==> flow/design.v <==
module slave_apb ( 
                   output reg [ 8-1 : 0 ]   prdata, 			 
                   output reg                         pready, 			 
                   output reg                         pslverr,			 
		   input                	      penable,                   
                   input                	      pwrite, 			 
                   input 	         	      psel,  			 
                   input                              pclk,   			 
                   input                	      presetn, 			 
                   input      [ 8-1 : 0 ]   paddr,  			 
                   input      [ 8-1 : 0 ]   pwdata 			 
                   );
  parameter         IDLE    = 2'd0;              				 
  parameter         SETUP   = 2'd1;
  parameter         ENABLE  = 2'd2;
  reg   [ 2-1 : 0 ]   pre_state;   					 
  reg   [ 2-1 : 0 ]   nxt_state;
  reg   [ 8-1 : 0 ]    mem [ 0 : 200 ]; 		 
  reg   [ 8-1 : 0 ]    prdata_c;
  reg pready_c;
  reg pslverr_c;
  reg mem_we_c;
  always @ ( posedge pclk or negedge presetn )
  	begin 
    	     if ( ! presetn )
      			pre_state <= IDLE;
    	     else 
      			pre_state <= nxt_state;
  	end 
  always @ ( * ) 
  	begin
    		prdata_c   = 8'd0;
    		pslverr_c  = 1'b0;
    		pready_c   = 1'b0;
    		mem_we_c   = 1'b0;
    	 	nxt_state  = IDLE;     
		case ( pre_state )
			IDLE   : begin  
          				if ( psel == 1 ) 
            					nxt_state = SETUP;
	        			else
          				     begin
            					nxt_state = IDLE;
  	        				prdata_c = 8'd0;
          				     end
        			end  
      		      SETUP  : begin  
          				nxt_state  = ENABLE;
        			end  
		     ENABLE : begin  
				    pready_c = psel;
						if ( psel == 1 )   
              						nxt_state    = SETUP;
            					else
              						nxt_state    = IDLE; 
		      		    if(paddr <= 200)
          				begin
            					pslverr_c      = 1'b0;
	         				 if(!pwrite)      
              						prdata_c     = mem [ paddr ];
            					else 
	            					mem_we_c     = psel;
          			        end  
				else
				        pslverr_c     = psel;
        		     end  
                  default : nxt_state = IDLE;
    endcase
  end  
  always @ ( posedge pclk )
  	if ( mem_we_c )
  		mem [ paddr ] <= pwdata;
  always @ ( posedge pclk or negedge presetn)
 	 begin
    		if ( ! presetn)
    			begin
      				prdata    <= 8'b0;
      				pready    <= 1'b0;
      				pslverr   <= 1'b0;
    			end  
    	     else
    		begin
      			pready  <= pready_c;
      		   if ( ( pre_state == ENABLE ) )
      			begin
        			prdata  <= prdata_c;
        			pslverr <= pslverr_c;
      			end
    		end
  	end
endmodule
## From RTL to reports: slave_apb

The steps from the RTL of slave_apb to its reports follow in flow order.
Lines are those of the file above, counted from 1.
Cell names lack the library's common part.
Not given: -

| inputs | value |
|---|---|
| top | slave_apb |
| clock port | pclk |
| standard-cell library | sky130hd |
| library corner | tt_025C_1v80 |

## Word level

Source: Yosys, flattened and elaborated, memories not mapped. Widths are those after wreduce; folded enables and synchronous resets count as part of the registers. Registers that Yosys merges into a memory's read port (data or address) are not register bits. Print and check cells do not count. Equal cells are merged and count once.
Memory sizes are those after Yosys's memory passes, which may raise the word count (mostly to a power of two), join words into wider ones and drop unused or constant bits.

| operators by class | value |
|---|---|
| magnitude comparators | 1 |
| eq/ne operators | 2 |
| mux-type cells | 12 |
| reductions and logical operators | 2 |

Operator list:

| cell | number |
|---|---|
| two-way mux 8 bit | 4 |
| <= comparator 8 bit (second input constant) | 1 |
| two-way mux 1 bit | 7 |
| parallel mux 2 bit (select 2 bit) | 1 |
| equality test 2 x 1 -> 1 bit (second input constant) | 1 |
| equality test 2 bit (second input constant) | 1 |
| zero test 2 bit | 1 |
| OR reduction 2 bit | 1 |

| bit counts | value |
|---|---|
| output and inout bits | 10 |
| RAM bits | 1608 |
| memories | 1 |
| bits of input ports | 21 |
| register bits after elaboration | 12 |
| word-level cells | 22 |

Memories:

| memory | words | bits a word | read ports | write ports | RTL line | text |
|---|---|---|---|---|---|---|
| mem | 201 | 8 | 1 | 1 | 18 | `reg [ 8-1 : 0 ] mem [ 0 : 200 ];` |

## Logic depth

Yosys ltp: most cells in a row. Word level: on the elaborated netlist, between registers, memories and ports. Mapped: between sequential cells and ports; inverters and the memories' decode and read muxes count.

| depth | value |
|---|---|
| word-level depth | 4 |
| ABC_AREA | 0 |
| gate-level depth with buffers | 12 |
| depth with buffers taken out | 7 |

## Mapped cells and area

Yosys stat after the flow's synthesis: flattened, memories mapped to cells. It holds for the ABC_AREA given above (unset counts as 0); a run with the other value may have another netlist.

| mapped netlist | value |
|---|---|
| cells in the netlist | 3110 |
| buffer cells | 188 |
| area of sequential cells | 48612.9 µm² |
| cell area after synthesis | 63504.7 µm² |
| flip-flops | 1621 |

Cells by type:

| cell type | number | area in all (µm²) |
|---|---|---|
| edfxtp_1 | 1608 | 4.83E+04 |
| mux4_2 | 324 | 7.3E+03 |
| mux2i_1 | 191 | 1.91E+03 |
| nor2_1 | 217 | 814.531 |
| nand2_1 | 141 | 529.258 |
| a22oi_1 | 64 | 480.461 |
| dfrtp_1 | 12 | 300.288 |
| clkbuf_1 | 66 | 247.738 |
| a211oi_1 | 32 | 240.23 |
| buf_2 | 48 | 240.23 |
| a21oi_1 | 46 | 230.221 |
| nor2b_1 | 35 | 218.96 |
| buf_6 | 19 | 213.955 |
| nand3_1 | 41 | 205.197 |
| o22ai_1 | 31 | 193.936 |
| buf_8 | 11 | 165.158 |
| buf_4 | 20 | 150.144 |
| o2111ai_1 | 16 | 140.134 |

Other cell types: 41; their cells: 188.

## Worst setup path after synthesis

Path of least setup slack by OpenSTA after synthesis, without wires, with an ideal clock, recovery checks aside; 20% of the period is set as input and as output delay. Where synthesis merged equal registers, the netlist keeps one of their names.

| timing after synthesis | value |
|---|---|
| kind | input to register |
| start | in paddr[1] |
| end | mem mem[198][0] |
| launch time at the first pin | 2000 ps |
| library setup time | 371 ps |
| path buffers | 6 |
| period | 10000 ps |
| stages | 9 |
| slack | 5806 ps |
| delay of the path | 2195 ps |
| data required time | 9629 ps |
| arrival | 3824 ps |
| external input delay | 2000 ps |
| synthesis period reached | 4194 ps |

"delay of the path" = arrival - input delay + setup time.
"stages": output pins that drive a net of the path, with the launching flip-flop's if there is one; two outputs of one cell count as two.
"synthesis period reached" is the clock period less the worst setup slack; recovery checks do not enter. This is arithmetic on one report: input and output delays are still those of the set period (20% each).
Between the ends stands the longest chain of elaborated cells between them, by number of cells; it is not shown to be the way that was timed. Of several equally long chains one is given.
A line is the first line of the expression or statement that the cell stems from. Yosys adds cells for indexed reads and writes and turns some case tables into memories.
Only ways into the end's enable, where the timed path ends, are counted here.

| between the ends, after synthesis | value |
|---|---|
| path through | buf_2 buf_2 buf_2 buf_6 buf_6 nor2b_1 nand2_1 clkbuf_1 nor2_1 |
| length of the longest elaborated chain | 4 |
| elaborated cells on any way between the ends | 5 |
| RTL lines with such cells | 3 |
| those cells by class | 1 x compare; 4 x mux |

Ends and longest elaborated chain, after synthesis:

| what | RTL line | text |
|---|---|---|
| from (decl) | 10 | `input [ 8-1 : 0 ] paddr,` |
| <= comparator 8 bit | 56 | `if(paddr <= 200)` |
| two-way mux 1 bit | 56 |  |
| two-way mux 1 bit | 37 | `case ( pre_state )` |
| two-way mux 8 bit | 71 | `if ( mem_we_c )` |
| to (decl) | 18 | `reg [ 8-1 : 0 ] mem [ 0 : 200 ];` |

## Worst path after layout

From the final timing report of flow run A: the path of least setup slack in the routed layout; clock arrival at registers is part of the times.
The path's times are printed in steps of 10 ps; the period is the one set.

| timing post-layout | value |
|---|---|
| kind | input to register |
| start | in paddr[1] |
| end | reg prdata[4] |
| path buffers | 5 |
| library setup time | 120 ps |
| data required time | 4360 ps |
| period | 3650 ps |
| stages | 10 |
| arrival | 4910 ps |
| external input delay | 730 ps |
| slack | -550 ps |
| launch time at the first pin | 730 ps |

Between the ends stands the longest chain of elaborated cells between them, by number of cells; it is not shown to be the way that was timed. Of several equally long chains one is given.
The chain passes a memory read, where the word-level depth is cut; so it can be longer than that depth.

| between the ends, post-layout | value |
|---|---|
| path through | buf_2 buf_2 buf_2 buf_2 mux4_2 a22oi_1 a21oi_1 o32ai_1 buf_2 a21oi_1 |
| length of the longest elaborated chain | 3 |
| elaborated cells on any way between the ends | 4 |
| RTL lines with such cells | 3 |
| those cells by class | 1 x compare; 2 x mux; 1 x memory |

Ends and longest elaborated chain, post-layout:

| what | RTL line | text |
|---|---|---|
| from (decl) | 10 | `input [ 8-1 : 0 ] paddr,` |
| memory (201 x 8 bit) | 18 | `reg [ 8-1 : 0 ] mem [ 0 : 200 ];` |
| two-way mux 8 bit | 59 | `if(!pwrite)` |
| two-way mux 8 bit | 56 | `if(paddr <= 200)` |
| to (assign) | 77 | `prdata <= 8'b0;` |
| to (assign) | 86 | `prdata <= prdata_c;` |
| to (decl) | 2 | `output reg [ 8-1 : 0 ] prdata,` |

3 stored runs of slave_apb in the flow (synthesis by Yosys, layout by OpenROAD, sky130hd cells), in arbitrary order. Constraints: input delay and output delay 20% of the set period each, output load 0.01 pF.
By "clock period reached" is meant the clock period of the run minus its worst setup slack. This is arithmetic on one report: input and output delays are still those of the set period (20% each).
"time of the worst setup path" = time allowed to the worst setup path (clock period - input delay - output delay, where it has them) - its slack; a late launch clock adds to it, a late capture clock takes from it.
"total power after layout" rests on the timing tool's default activity at the inputs, not on a simulated workload.
"time of the worst setup path" is known to 10 ps.
Among the settings, n/a means not set for that run.

| run | CAP_MARGIN | CELL_PAD_IN_SITES_DETAIL_PLACEMENT | CORE_MARGIN | GPL_TIMING_DRIVEN | HOLD_SLACK_MARGIN | MAX_ROUTING_LAYER | MIN_ROUTING_LAYER | SETUP_SLACK_MARGIN | TNS_END_PERCENT | period_ns | CORE_UTILIZATION | SLEW_MARGIN | CELL_PAD_IN_SITES_GLOBAL_PLACEMENT | CTS_CLUSTER_DIAMETER | CTS_CLUSTER_SIZE | GPL_ROUTABILITY_DRIVEN | PLACE_DENSITY_LB_ADDON | worst setup slack after layout (ps) | clock period reached (ps) | standard-cell area of the final layout (µm²) | worst hold slack (ps) | final utilization (%) | sum of negative setup slack (ps) | time of the worst setup path (ps) | critical path kind | total power after layout (µW) | die size (µm²) | synthesis area (µm²) |
|---|---|---|---|---|---|---|---|---|---|---|---|---|---|---|---|---|---|---|---|---|---|---|---|---|---|---|---|---|
| flow run A | 35 | 2 | 4 | 0 | -0.08 | met4 | met2 | -0.17 | 10 | 3.65 | 40 | 20 | n/a | n/a | n/a | n/a | n/a | -549 | 4199 | 73748.2 | 117 | 47.0 | -198006 | 3470 | input to register | 40480 | 165202.0 | 63504.7 |
| flow run B | 20 | 2 | 8 | 1 | 0.18 | met4 | n/a | 0.38 | 40 | 3.88 | 21 | 5 | 2 | 76 | 24 | 0 | 0.12 | 737 | 3143 | 76554.7 | 370 | 25.4 | 0 | 3140 | register to register | 36472 | 320254.0 | 63504.7 |
| flow run C | 20 | 2 | 8 | 0 | -0.07 | n/a | n/a | 0.38 | 40 | 3.39 | 21 | 25 | n/a | 86 | n/a | 0 | 0.12 | 217 | 3173 | 78058.6 | 231 | 25.9 | 0 | 2500 | input to register | 44717 | 320254.0 | 63504.7 |
